==> flow/design.v <==
module s_axi_reg #(
    parameter DATA_WIDTH = 32,
    parameter ADDR_WIDTH = 32,
    parameter BRAM_QUANTITY = 6,
    parameter INTERNAL_ADDR_RANGE = 128,
    parameter ADDR_QUANTITY = 4
) (
    output logic [DATA_WIDTH * BRAM_QUANTITY - 1:0] m_bram_o,
    input                           clk,
    input                           areset,
    input  logic [ADDR_WIDTH - 1:0] awaddr_i,
    input  logic                    awvalid_i,
    output logic                    awready_o,
    input  logic [DATA_WIDTH - 1:0] wdata_i,
    input  logic [             3:0] wstrb_i,
    input  logic                    wvalid_i,
    output logic                    wready_o,
    input  logic [ADDR_WIDTH - 1:0] araddr_i,
    input  logic                    arvalid_i,
    output logic                    arready_o,
    output logic [DATA_WIDTH - 1:0] rdata_o,
    output logic                    rvalid_o,
    input  logic                    rready_i,
    output logic [             1:0] bresp_o,
    output logic                    bvalid_o,
    input  logic                    bready_i,
    input  logic [2:0] master_status_i,
    output logic       status_read_o,
    output logic       master_start_o
);
  logic [DATA_WIDTH - 1:0] BRAM[0 : BRAM_QUANTITY - 1];
  generate
    for (genvar j = 0; j < BRAM_QUANTITY; j++) begin : g_bram_o
      assign m_bram_o[j*DATA_WIDTH +: DATA_WIDTH] = BRAM[j];
    end
  endgenerate
  logic [ADDR_WIDTH - 1:0] write_addr;
  logic [ADDR_WIDTH - 1:0] read_addr;
  logic [DATA_WIDTH - 1:0] wdata_ff;
  logic [DATA_WIDTH - 1:0] rdata_ff;
  logic [             3:0] wstrb_ff;
  logic                    has_addr;
  logic                    has_data;
  logic                    awrite_handshake;
  logic                    write_handshake;
  logic                    resp_handshake;
  logic                    aread_handshake;
  logic                    read_handshake;
  logic                    awcorrect;
  logic                    can_write;
  logic [ADDR_WIDTH - 1:0] write_addr_index;
  assign awrite_handshake = awvalid_i && awready_o;
  assign aread_handshake = arvalid_i && arready_o;
  assign write_handshake = wvalid_i && wready_o;
  assign read_handshake = rvalid_o && rready_i;
  assign awcorrect = write_addr < BRAM_QUANTITY - 1;
  assign write_addr_index = write_addr;
  assign can_write = has_addr && has_data && awcorrect;
  assign rdata_o = rdata_ff;
  always_ff @(posedge clk or negedge areset) begin
    if (~areset) begin
      master_start_o <= '0;
    end else begin
      if (resp_handshake && write_addr == 0 && wdata_ff == 1) begin
        master_start_o <= 1;
      end
      if (master_start_o == 1) begin
        master_start_o <= 0;
      end
    end
  end
  always_ff @(posedge clk or negedge areset) begin
    if (~areset) begin
      awready_o <= 1;
    end else begin
      if (awrite_handshake) begin
        awready_o <= 0;
      end
      if (resp_handshake) begin
        awready_o <= 1;
      end
    end
  end
  always_ff @(posedge clk or negedge areset) begin
    if (~areset) begin
      arready_o <= 1;
    end else begin
      if (aread_handshake) begin
        arready_o <= 0;
      end
      if (read_handshake) begin
        arready_o <= 1;
      end
    end
  end
  always_ff @(posedge clk or negedge areset) begin
    if (~areset) begin
      write_addr <= 0;
    end else begin
      if(awrite_handshake) begin
        write_addr <= (awaddr_i[ADDR_QUANTITY * 4:0] >> 2);
      end
    end
  end
  assign read_addr = (araddr_i[ADDR_QUANTITY * 4:0] >> 2);
  always_ff @(posedge clk or negedge areset) begin
    if (~areset) begin
      wready_o <= 1;
    end else begin
      if (write_handshake) begin
        wready_o <= 0;
      end
      if (resp_handshake) begin
        wready_o <= 1;
      end
    end
  end
  always_ff @(posedge clk or negedge areset) begin
    if (~areset) begin
      rvalid_o <= 0;
    end else begin
      if (aread_handshake) begin
        rvalid_o <= 1;
      end
      if (read_handshake) begin
        rvalid_o <= 0;
      end
    end
  end
  always_ff @(posedge clk or negedge areset) begin
    if (~areset) begin
      wdata_ff <= 0;
      wstrb_ff <= 0;
    end else begin
      if (write_handshake) begin
        wdata_ff <= wdata_i;
        wstrb_ff <= wstrb_i;
      end
    end
  end
  generate
    for (genvar i = 0; i < BRAM_QUANTITY; i++) begin : g_bram
      always_ff @(posedge clk or negedge areset) begin
        if (~areset) begin
          BRAM[i] <= 0;
        end else begin
          if (can_write && write_addr_index == i) begin
            if (wstrb_ff[0] == 1) BRAM[i][7:0] <= wdata_ff[7:0];
            if (wstrb_ff[1] == 1) BRAM[i][(8*1)+7:(8*1)] <= wdata_ff[(8*1)+7:(8*1)];
            if (wstrb_ff[2] == 1) BRAM[i][(8*2)+7:(8*2)] <= wdata_ff[(8*2)+7:(8*2)];
            if (wstrb_ff[3] == 1) BRAM[i][(8*3)+7:(8*3)] <= wdata_ff[(8*3)+7:(8*3)];
          end
        end
      end
    end
  endgenerate
  always_ff @(posedge clk or negedge areset) begin
    if (~areset) begin
      rdata_ff <= 0;
    end else begin
      if (aread_handshake) begin
        rdata_ff <= read_addr < BRAM_QUANTITY - 1 ? BRAM[read_addr[2:0]] : DATA_WIDTH'(master_status_i);
      end
    end
  end
  assign status_read_o = aread_handshake && read_addr >= BRAM_QUANTITY - 1 ? 1 : 0;
  assign resp_handshake = bvalid_o && bready_i;
  always_ff @(posedge clk or negedge areset) begin
    if (~areset) begin
      bvalid_o <= 0;
    end else begin
      if (has_addr && has_data) begin
        bvalid_o <= 1;
      end
      if (resp_handshake) begin
        bvalid_o <= 0;
      end
    end
  end
  always_ff @(posedge clk or negedge areset) begin
    if (~areset) begin
      bresp_o <= 0;
    end else begin
      if (has_addr) begin
        bresp_o <= awcorrect ? 0 : 2;
      end
      if (resp_handshake) begin
        bresp_o <= 0;
      end
    end
  end
  always_ff @(posedge clk or negedge areset) begin
    if (~areset) begin
      has_addr <= 0;
    end else begin
      if (awrite_handshake) begin
        has_addr <= 1;
      end
      if (resp_handshake) begin
        has_addr <= 0;
      end
    end
  end
  always_ff @(posedge clk or negedge areset) begin
    if (~areset) begin
      has_data <= 0;
    end else begin
      if (write_handshake) begin
        has_data <= 1;
      end
      if (resp_handshake) begin
        has_data <= 0;
      end
    end
  end
endmodule
module m_axi_reg #(
    parameter DATA_WIDTH = 32,
    parameter ADDR_WIDTH = 32,
    parameter BRAM_QUANTITY = 6,
    parameter AWSIZE = (DATA_WIDTH >> 3)
) (
    input                           clk,
    input                           areset,
    input  logic [DATA_WIDTH * BRAM_QUANTITY - 1:0] bram_i,
    output logic [             3:0] awid_o,
    output logic [             7:0] awlen_o,
    output logic [             2:0] awsize_o,
    output logic [             1:0] awburst_o,
    output logic [ADDR_WIDTH - 1:0] awaddr_o,
    output logic                    awvalid_o,
    input  logic                    awready_i,
    output logic [             3:0] wid_o,
    output logic [DATA_WIDTH - 1:0] wdata_o,
    output logic [             3:0] wstrb_o,
    output logic                    wlast_o,
    output logic                    wvalid_o,
    input  logic                    wready_i,
    input  logic [             3:0] bid_i,
    input  logic [             1:0] bresp_i,
    input  logic                    bvalid_i,
    output logic                    bready_o,
    output logic [             2:0] master_status_o,
    input  logic                    status_read_i,
    input  logic                    master_start_i
);
  logic [DATA_WIDTH - 1:0]             current_burst_cnt;
  logic [DATA_WIDTH - 1:0]             burst_len;
  logic [             3:0] awid_ff;
  localparam ENABLED = 0, ADDR_W_0 = 1, ADDR_W_1 = 2, LENGTH = 3, INCR_STEP = 4, BTYPE = 5, STATUS = 6;
  logic [DATA_WIDTH - 1:0] BRAM [0 : BRAM_QUANTITY - 1];
  generate
    for (genvar j = 0; j < BRAM_QUANTITY; j++) begin : g_bram_i
      assign BRAM[j] = bram_i[j*DATA_WIDTH +: DATA_WIDTH];
    end
  endgenerate
  logic                     awrite_handshake;
  logic                     write_handshake;
  logic                     response_handshake;
  logic                     is_last_burst;
  logic [DATA_WIDTH - 1:0]  counter_ff;
  logic                     start_transaction;
  logic                     making_transaction;
  logic                     burst_processing;
  logic                     finished_transaction;
  logic                     enabled_last;
  assign awrite_handshake = awvalid_o && awready_i;
  assign write_handshake = wvalid_o && wready_i;
  assign response_handshake = bvalid_i && bready_o;
  assign is_last_burst = current_burst_cnt + 1 >= burst_len;
  assign awid_o = awid_ff;
  assign wid_o = awid_ff;
  always_ff @(posedge clk or negedge areset) begin
    if (~areset) begin
      master_status_o <= '0;
    end else begin
      if(status_read_i) begin
        master_status_o <= '0;
      end
      if(response_handshake) begin
        master_status_o <= { 1'b1, bresp_i };
      end
    end
  end
  always_ff @(posedge clk or negedge areset) begin
    if (~areset) begin
      awid_ff <= '0;
    end else begin
      if(finished_transaction) begin
        awid_ff <= awid_ff + 1;
      end
    end
  end
  assign start_transaction = master_start_i;
  always_ff @(posedge clk or negedge areset) begin
    if (~areset) begin
      making_transaction <= '0;
    end else begin
      if(start_transaction) begin
        making_transaction <= 1;
      end
      if(response_handshake) begin
        making_transaction <= 0;
      end
    end
  end
  always_ff @(posedge clk or negedge areset) begin
    if (~areset) begin
      finished_transaction <= '0;
    end else begin
      if(finished_transaction) begin
        finished_transaction <= 0;
      end
      if(response_handshake) begin
        finished_transaction <= 1;
      end
    end
  end
  always_ff @(posedge clk or negedge areset) begin
    if (~areset) begin
      burst_processing <= 0;
    end else begin
      if(awrite_handshake) begin
        burst_processing <= 1;
      end
      if(wlast_o && write_handshake) begin
        burst_processing <= 0;
      end
    end
  end
  always_ff @(posedge clk or negedge areset) begin
    if (~areset) begin
      awvalid_o <= '0;
    end else begin
      if(start_transaction && !making_transaction) begin
        awvalid_o <= 1;
      end
      if(awrite_handshake) begin
        awvalid_o <= 0;
      end
    end
  end
  assign awaddr_o = ADDR_WIDTH'({ BRAM[ADDR_W_1], BRAM[ADDR_W_0] });
  always_ff @(posedge clk or negedge areset) begin
    if (~areset) begin
      wvalid_o <= '0;
    end else begin
      if(burst_processing && !wvalid_o) 
        wvalid_o <= 1;
      if(write_handshake) 
        wvalid_o <= 0;
    end
  end
  always_ff @(posedge clk or negedge areset) begin
    if (~areset) begin
      wdata_o <= '0;
      wstrb_o <= '1;
    end else begin
      if(awrite_handshake) begin
        wdata_o <= counter_ff;
      end
      if(burst_processing && write_handshake) begin
        wdata_o <= counter_ff + BRAM[INCR_STEP];
      end
    end
  end
  always_ff @(posedge clk or negedge areset) begin
    if (~areset) begin
      bready_o <= '0;
    end else begin
      if(awrite_handshake) begin
        bready_o <= 1;
      end
      if(response_handshake) begin
        bready_o <= 0;
      end
    end
  end
  always_ff @(posedge clk or negedge areset) begin
    if (~areset) begin
      awburst_o <= 0;
      awsize_o <= 'b010;
    end else begin
      if(start_transaction)
      begin
        awburst_o <= 2'b01;
        awsize_o <= 3'b010;
      end
    end
  end
  always_ff @(posedge clk or negedge areset) begin
    if (~areset) begin
      awlen_o <= 0;
    end else begin
      if(start_transaction) begin
        awlen_o <= 8'((BRAM[LENGTH] / AWSIZE) - 1);
      end
    end
  end
  assign wlast_o = is_last_burst;
  assign burst_len = DATA_WIDTH'(awlen_o) + 1;
  always_ff @(posedge clk or negedge areset) begin
    if (~areset) begin
      current_burst_cnt <= 0;
    end else begin
      if(start_transaction && !making_transaction) begin
        current_burst_cnt <= 0;
      end
      if(burst_processing && write_handshake) begin
        if(is_last_burst) 
          current_burst_cnt <= 0;
        else 
          current_burst_cnt <= current_burst_cnt + 1;
      end
    end
  end
  always_ff @(posedge clk or negedge areset) begin
    if (~areset) begin
      counter_ff <= '0;
    end else begin
      if(burst_processing && write_handshake) begin
        counter_ff <= counter_ff + BRAM[INCR_STEP];
      end
      if(finished_transaction) begin
        counter_ff <= '0;
      end
    end
  end
endmodule
module master_top#(
    parameter DATA_WIDTH = 32,
    parameter ADDR_WIDTH = 32,
    parameter BRAM_QUANTITY = 6,
    parameter INTERNAL_ADDR_RANGE = 128
)(
    input                           clk,
    input                           areset,
    input  logic [             3:0] awid_i,
    input  logic [ADDR_WIDTH - 1:0] awaddr_i,
    input  logic                    awvalid_i,
    output logic                    awready_o,
    input  logic [             3:0] wid_i,
    input  logic [DATA_WIDTH - 1:0] wdata_i,
    input  logic [             3:0] wstrb_i,
    input  logic                    wlast_i,
    input  logic                    wvalid_i,
    output logic                    wready_o,
    input  logic [             3:0] arid_i,
    input  logic [ADDR_WIDTH - 1:0] araddr_i,
    input  logic                    arvalid_i,
    output logic                    arready_o,
    output logic [             3:0] rid_o,
    output logic [DATA_WIDTH - 1:0] rdata_o,
    output logic                    rlast_o,
    output logic                    rvalid_o,
    input  logic                    rready_i,
    output logic [             3:0] bid_o,
    output logic [             1:0] bresp_o,
    output logic                    bvalid_o,
    input  logic                    bready_i,
    output logic [             3:0] m_awid_o,
    output logic [             7:0] m_awlen_o,
    output logic [             2:0] m_awsize_o,
    output logic [             1:0] m_awburst_o,
    output logic [ADDR_WIDTH - 1:0] m_awaddr_o,
    output logic                    m_awvalid_o,
    input  logic                    m_awready_i,
    output logic [             3:0] m_wid_o,
    output logic [DATA_WIDTH - 1:0] m_wdata_o,
    output logic [             3:0] m_wstrb_o,
    output logic                    m_wlast_o,
    output logic                    m_wvalid_o,
    input  logic                    m_wready_i,
    input  logic [             3:0] m_bid_i,
    input  logic [             1:0] m_bresp_i,
    input  logic                    m_bvalid_i,
    output logic                    m_bready_o
);
wire [DATA_WIDTH * BRAM_QUANTITY - 1:0] m_bram;
assign rid_o   = 4'd0;
assign bid_o   = 4'd0;
assign rlast_o = 1'b1;
wire [             2:0] master_status;
wire                    master_start;
wire                    status_read;
s_axi_reg #(
    .DATA_WIDTH (DATA_WIDTH),
    .ADDR_WIDTH (ADDR_WIDTH),
    .BRAM_QUANTITY (BRAM_QUANTITY),
    .INTERNAL_ADDR_RANGE (INTERNAL_ADDR_RANGE)
) axi_slave_0
(
    .clk            (clk),
    .areset         (areset),
    .m_bram_o       (m_bram),
    .awaddr_i       (awaddr_i),
    .awvalid_i      (awvalid_i),
    .awready_o      (awready_o),
    .wdata_i        (wdata_i),
    .wstrb_i        (wstrb_i),
    .wvalid_i       (wvalid_i),
    .wready_o       (wready_o),
    .bresp_o        (bresp_o),
    .bvalid_o       (bvalid_o),
    .araddr_i       (araddr_i),
    .arvalid_i      (arvalid_i),
    .rready_i       (rready_i),
    .bready_i       (bready_i),
    .arready_o      (arready_o),
    .rvalid_o       (rvalid_o),
    .rdata_o        (rdata_o),
    .master_status_i(master_status),
    .status_read_o  (status_read),
    .master_start_o (master_start)
);
m_axi_reg #(
    .DATA_WIDTH (DATA_WIDTH),
    .ADDR_WIDTH (ADDR_WIDTH),
    .BRAM_QUANTITY (BRAM_QUANTITY)
) axi_master_0
(
    .clk            (clk),
    .areset         (areset),
    .bram_i         (m_bram),
    .awid_o         (m_awid_o),
    .awlen_o        (m_awlen_o),
    .awsize_o       (m_awsize_o),
    .awburst_o      (m_awburst_o),
    .awaddr_o       (m_awaddr_o),
    .awvalid_o      (m_awvalid_o),
    .awready_i      (m_awready_i),
    .wid_o          (m_wid_o),
    .wdata_o        (m_wdata_o),
    .wstrb_o        (m_wstrb_o),
    .wlast_o        (m_wlast_o),
    .wvalid_o       (m_wvalid_o),
    .wready_i       (m_wready_i),
    .bid_i          (m_bid_i),
    .bresp_i        (m_bresp_i),
    .bvalid_i       (m_bvalid_i),
    .bready_o       (m_bready_o),
    .master_status_o(master_status),
    .status_read_i  (status_read),
    .master_start_i (master_start)
);
endmodule
Memo
Re: synthesis data of master_top

Tool chain data of master_top. Each step is given for the RTL above and for the edited RTL. Lines under "original" count in the file above, lines under "edited" in the edited file. "difference": "edited" minus "original" as printed here. "rel. change": 100 x difference / "original". Cell names lack the library's common part. The mark -- stands for no value.

Design top: master_top. Clock: clk. Standard-cell library: sky130hd. Timing corner: tt_025C_1v80.

The edit. The edit as a unified diff against the file above. A script made this edit. It changes what the design does and was not meant as an optimisation.

```diff
@@ -429,5 +429,5 @@
 endmodule
 module master_top#(
-    parameter DATA_WIDTH = 32,
+    parameter DATA_WIDTH = 64,
     parameter ADDR_WIDTH = 32,
     parameter BRAM_QUANTITY = 6,
```

After elaboration. Source: Yosys, flattened and elaborated. Widths are those after wreduce. Registers that Yosys merges into a memory's read port (data or address) are not register bits. Print and check cells do not count. Equal cells are merged and count once.

Operators by class: reductions and logical operators (original 65, edited 65, difference 0, rel. change 0.00%); $lt $le $gt $ge (original 4, edited 4, difference 0, rel. change 0.00%); add/subtract/negate cells (original 5, edited 5, difference 0, rel. change 0.00%); equality and inequality tests (original 11, edited 11, difference 0, rel. change 0.00%); mux-type cells (original 41, edited 41, difference 0, rel. change 0.00%).

Operators by type and width: two-way mux 32 bit (original 8, edited 0, difference -8, rel. change -100.00%); two-way mux 64 bit (original 0, edited 8, difference +8); adder 32 x 1 -> 32 bit with constant B (original 1, edited 0, difference -1, rel. change -100.00%); adder 32 bit (original 1, edited 0, difference -1, rel. change -100.00%); equality test 32 x 1 -> 1 bit with constant B (original 1, edited 0, difference -1, rel. change -100.00%); greater-or-equal comparator 32 x 9 -> 1 bit (original 1, edited 0, difference -1, rel. change -100.00%); case mux 32 bit (select 6 bit) (original 1, edited 0, difference -1, rel. change -100.00%); adder 64 x 1 -> 64 bit with constant B (original 0, edited 1, difference +1); adder 64 x 32 -> 64 bit (original 0, edited 1, difference +1); equality test 64 x 1 -> 1 bit with constant B (original 0, edited 1, difference +1); greater-or-equal comparator 64 x 9 -> 1 bit (original 0, edited 1, difference +1); case mux 64 bit (select 6 bit) (original 0, edited 1, difference +1).

Operator kinds equal on both sides are left out: 20.

Bit counts: input bits (original 129, edited 161, difference +32, rel. change +24.81%); cells after elaboration (original 176, edited 176, difference 0, rel. change 0.00%); register bits after elaboration (original 403, edited 563, difference +160, rel. change +39.70%).

Logic depth. Yosys ltp: most cells in a row. Word level: on the elaborated netlist, between registers, memories and ports. Mapped: between sequential cells and ports; inverters and the memories' decode and read muxes count.

Depth: word-level depth (original 5, edited 5, difference 0, rel. change 0.00%); ABC_AREA (original 0, edited 0); depth in mapped cells (original 13, edited 15, difference +2, rel. change +15.38%); mapped depth without buffers (original 12, edited 14, difference +2, rel. change +16.67%).

Mapped cells and area. The flow's flattened synthesis, as Yosys stat reports it; memories are mapped. The netlist is that of the ABC_AREA named above (0 if unset); the other value can give another one.

Synthesis totals: mapped area (µm²) (original 19313.5, edited 26018.7, difference +6705.2, rel. change +34.72%); standard cells after synthesis (original 1743, edited 2442, difference +699, rel. change +40.10%); sequential area (µm²) (original 10063.4, edited 13266.5, difference +3203.1, rel. change +31.83%); mapped flip-flops (original 402, edited 530, difference +128, rel. change +31.84%); buffer cells (original 132, edited 208, difference +76, rel. change +57.58%).

Cells by type: dfrtp_1 (original 399, edited 527, difference +128, rel. change +32.08%); nor2_1 (original 83, edited 211, difference +128, rel. change +154.22%); and3_1 (original 34, edited 90, difference +56, rel. change +164.71%); nand3_1 (original 28, edited 65, difference +37, rel. change +132.14%); buf_4 (original 23, edited 60, difference +37, rel. change +160.87%); a21oi_1 (original 130, edited 164, difference +34, rel. change +26.15%); mux2_2 (original 216, edited 247, difference +31, rel. change +14.35%); nand2_1 (original 159, edited 189, difference +30, rel. change +18.87%); nand4_1 (original 18, edited 46, difference +28, rel. change +155.56%); clkbuf_1 (original 101, edited 124, difference +23, rel. change +22.77%); nor4_1 (original 19, edited 39, difference +20, rel. change +105.26%); nor3_1 (original 14, edited 34, difference +20, rel. change +142.86%); xnor2_1 (original 33, edited 50, difference +17, rel. change +51.52%); xor2_1 (original 23, edited 39, difference +16, rel. change +69.57%); a22o_1 (original 22, edited 11, difference -11, rel. change -50.00%); inv_1 (original 31, edited 22, difference -9, rel. change -29.03%); and2_1 (original 5, edited 14, difference +9, rel. change +180.00%); and4_1 (original 3, edited 12, difference +9, rel. change +300.00%).

Cell types equal on both sides are left out: 18. The list need not be complete. The figures by module come from a second, unflattened synthesis with its own total; it is not the netlist above.

Second synthesis, totals: cells (unflattened synthesis) (original 1782, edited 2846, difference +1064, rel. change +59.71%); area total of the unflattened synthesis (µm²) (original 20023.0, edited 29289.3, difference +9266.3, rel. change +46.28%).

Each row is one instance without its submodules.

By module, original: s_axi_reg (area 12426.9 µm², cells 943, instances 1); m_axi_reg (area 7521.0 µm², cells 828, instances 1); master_top (area 75.1 µm², cells 11, instances 1).

By module, edited: s_axi_reg (area 15260.9 µm², cells 1253, instances 1); m_axi_reg (area 13953.4 µm², cells 1582, instances 1); master_top (area 75.1 µm², cells 11, instances 1).

Worst setup path after synthesis. Source: OpenSTA report_checks on the synthesized netlist (no wires, ideal clock, input and output delay 20% of the period each), path of least setup slack; recovery checks are left aside. Register names are those of the netlist, which keeps one name where synthesis merged equal registers.

Timing path after synthesis: path type (original reg2out, edited reg2out); start (original reg axi_master_0.current_burst_cnt[2], edited reg axi_master_0.awlen_o[0]); end (original out m_wlast_o, edited out m_wlast_o); arrival time (ns) (original 2.672, edited 2.881, difference +0.209, rel. change +7.82%); path delay (ns) (original 2.672, edited 2.881, difference +0.209, rel. change +7.82%); clock period (ns) (original 8.0, edited 8.0, difference 0.0, rel. change 0.00%); external output delay (ns) (original 1.600, edited 1.600, difference 0.000, rel. change 0.00%); stages on the path (original 13, edited 16, difference +3, rel. change +23.08%); slack (ns) (original 3.728, edited 3.519, difference -0.209); synthesis period reached (ns) (original 4.272, edited 4.481, difference +0.209, rel. change +4.89%).

"path delay" is the arrival time less input delay plus setup time. A path that ends at an output port has no setup time. "stages on the path": output pins that drive a net of the path, with the launching flip-flop's if there is one; two outputs of one cell count as two. "synthesis period reached" is the clock period less the worst setup slack; recovery checks do not enter. This is arithmetic on one report: input and output delays are still those of the set period (20% each). The rows between start and end are the longest chain of elaborated cells between them; the timing report does not say that the signal goes this way. Where chains are equally long, one stands for them. Each line given opens the expression or statement behind the cell; cells for indexed reads and writes are added by Yosys, which also makes memories of some case tables. At most two assigning lines are given for a register; there are more.

Between the ends, after synthesis, original:
Path through: dfrtp_1 and3_2 and3_1 clkbuf_1 nand2_1 xnor2_1 ha_1 a21o_1 a21oi_1 o2111ai_1 nor4_1 o211ai_1 or3_1. Under cells in the longest elaborated chain stands 2. The figure for elaborated cells on any way between the ends is 2. Those cells by class: add/sub (1); compare (1).

RTL lines, path after synthesis, original: start, declared (RTL line 247) `logic [DATA_WIDTH - 1:0]             current_burst_cnt;`; start, assigned (RTL line 404) `current_burst_cnt <= 0;`; start, assigned (RTL line 413) `current_burst_cnt <= current_burst_cnt + 1;`; adder 32 x 1 -> 32 bit (RTL line 270) `assign is_last_burst = current_burst_cnt + 1 >= burst_len;`; greater-or-equal comparator 32 x 9 -> 1 bit (RTL line 270); end, declared (RTL line 471) `output logic                    m_wlast_o,`.

Between the ends, after synthesis, edited:
Path through: dfrtp_1 and3_1 nand3_1 or2_2 xor2_1 ha_1 a21oi_1 o21ai_0 a21o_1 a32o_1 nor4_1 nand4_1 nor3_2 and2_4 buf_8 inv_1. Under cells in the longest elaborated chain stands 2. The figure for elaborated cells on any way between the ends is 2. Under RTL lines with such cells stands 2. Those cells by class: add/sub (1); compare (1).

RTL lines, path after synthesis, edited: start, declared (RTL line 227) `output logic [             7:0] awlen_o,`; start, assigned (RTL line 393) `awlen_o <= 0;`; start, assigned (RTL line 396) `awlen_o <= 8'((BRAM[LENGTH] / AWSIZE) - 1);`; adder 8 x 1 -> 9 bit (RTL line 401) `assign burst_len = DATA_WIDTH'(awlen_o) + 1;`; greater-or-equal comparator 64 x 9 -> 1 bit (RTL line 270) `assign is_last_burst = current_burst_cnt + 1 >= burst_len;`; end, declared (RTL line 471) `output logic                    m_wlast_o,`.

Worst path after layout. Path of least setup slack in the final report of the runs of set A (OpenROAD, finished layout, wires in). Where an end is a register, its clock arrival counts in the times.

Timing path post-layout: path type (original reg2out, edited reg2out); start (original reg axi_master_0.current_burst_cnt[2], edited reg axi_master_0.current_burst_cnt[3]); end (original out m_wlast_o, edited out m_wlast_o); stages on the path (original 13, edited 15, difference +2, rel. change +15.38%); external output delay (ns) (original 1.60, edited 1.60, difference 0.00, rel. change 0.00%); arrival time (ns) (original 4.20, edited 4.45, difference +0.25, rel. change +5.95%); slack (ns) (original 2.20, edited 1.95, difference -0.25); clock period (ns) (original 8.0, edited 8.0, difference 0.0, rel. change 0.00%).

The rows between start and end are the longest chain of elaborated cells between them; the timing report does not say that the signal goes this way. Where chains are equally long, one stands for them. At most two assigning lines are given for a register; there are more.

Between the ends, post-layout, original:
Path through: dfrtp_1 and3_2 and3_1 nand2_1 xnor2_1 ha_1 a21o_1 a21oi_1 o2111ai_1 nor4_1 o211ai_1 or3_1 clkdlybuf4s50_1. Under cells in the longest elaborated chain stands 2. The figure for elaborated cells on any way between the ends is 2. Those cells by class: add/sub (1); compare (1).

RTL lines, path post-layout, original: start, declared (RTL line 247) `logic [DATA_WIDTH - 1:0]             current_burst_cnt;`; start, assigned (RTL line 404) `current_burst_cnt <= 0;`; start, assigned (RTL line 413) `current_burst_cnt <= current_burst_cnt + 1;`; adder 32 x 1 -> 32 bit (RTL line 270) `assign is_last_burst = current_burst_cnt + 1 >= burst_len;`; greater-or-equal comparator 32 x 9 -> 1 bit (RTL line 270); end, declared (RTL line 471) `output logic                    m_wlast_o,`.

Between the ends, post-layout, edited:
Path through: dfrtp_1 and3_1 nand3_1 xnor2_1 ha_1 a21oi_1 o21ai_0 a21o_1 a32o_1 nor4_1 nand4_1 nor3_2 and2_4 inv_1 clkdlybuf4s50_1. Under cells in the longest elaborated chain stands 2. The figure for elaborated cells on any way between the ends is 2. Those cells by class: add/sub (1); compare (1).

RTL lines, path post-layout, edited: start, declared (RTL line 247) `logic [DATA_WIDTH - 1:0]             current_burst_cnt;`; start, assigned (RTL line 404) `current_burst_cnt <= 0;`; start, assigned (RTL line 413) `current_burst_cnt <= current_burst_cnt + 1;`; adder 64 x 1 -> 64 bit (RTL line 270) `assign is_last_burst = current_burst_cnt + 1 >= burst_len;`; greater-or-equal comparator 64 x 9 -> 1 bit (RTL line 270); end, declared (RTL line 471) `output logic                    m_wlast_o,`.

Measured runs. Both versions went through the flow (Yosys, OpenROAD) with the same settings in each pair. Constraints: input delay and output delay 20% of the set period each, output load 0.01 pF.

Flow settings, set A:
CORE_UTILIZATION: 40. PLACE_DENSITY: 0.6. For period_ns the number is 8.0. Under CAP_MARGIN stands 20. CORE_MARGIN: 2. For SLEW_MARGIN the number is 20.

Measured results, set A: cell area after synthesis (µm²) (original 19313.5, edited 26018.7, difference +6705.2, rel. change +34.72%); total power after layout (mW) (original 5.227, edited 7.429, difference +2.202, rel. change +42.13%); clock period reached (ns) (original 5.802, edited 6.048, difference +0.246, rel. change +4.24%); utilization after layout (original 0.484, edited 0.484, difference 0.000); die size (µm²) (original 50057.4, edited 67101.7, difference +17044.3, rel. change +34.05%); setup slack of the worst path (ns) (original 2.198, edited 1.952, difference -0.246).

Flow settings, set B:
Under ABC_AREA stands 0. Under CAP_MARGIN stands 20. CORE_MARGIN: 2. CORE_UTILIZATION: 47. Under CTS_CLUSTER_DIAMETER stands 395. CTS_CLUSTER_SIZE: 33. PLACE_DENSITY_LB_ADDON: 0.27. For period_ns the number is 4.19. For SLEW_MARGIN the number is 20.

Measured results, set B: cell area after synthesis (µm²) (original 19313.5, edited 26018.7, difference +6705.2, rel. change +34.72%); total power after layout (mW) (original 8.056, edited 11.200, difference +3.144, rel. change +39.03%); clock period reached (ns) (original 4.191, edited 4.172, difference -0.019, rel. change -0.45%); utilization after layout (original 0.553, edited 0.547, difference -0.006); die size (µm²) (original 42731.1, edited 57257.3, difference +14526.2, rel. change +33.99%); setup slack of the worst path (ns) (original -0.001, edited 0.018, difference +0.019).

"clock period reached" = clock period - worst setup slack. The figure is calculated, with input and output delays left at 20% of the set period. "total power after layout" rests on the timing tool's default activity at the inputs, not on a simulated workload.
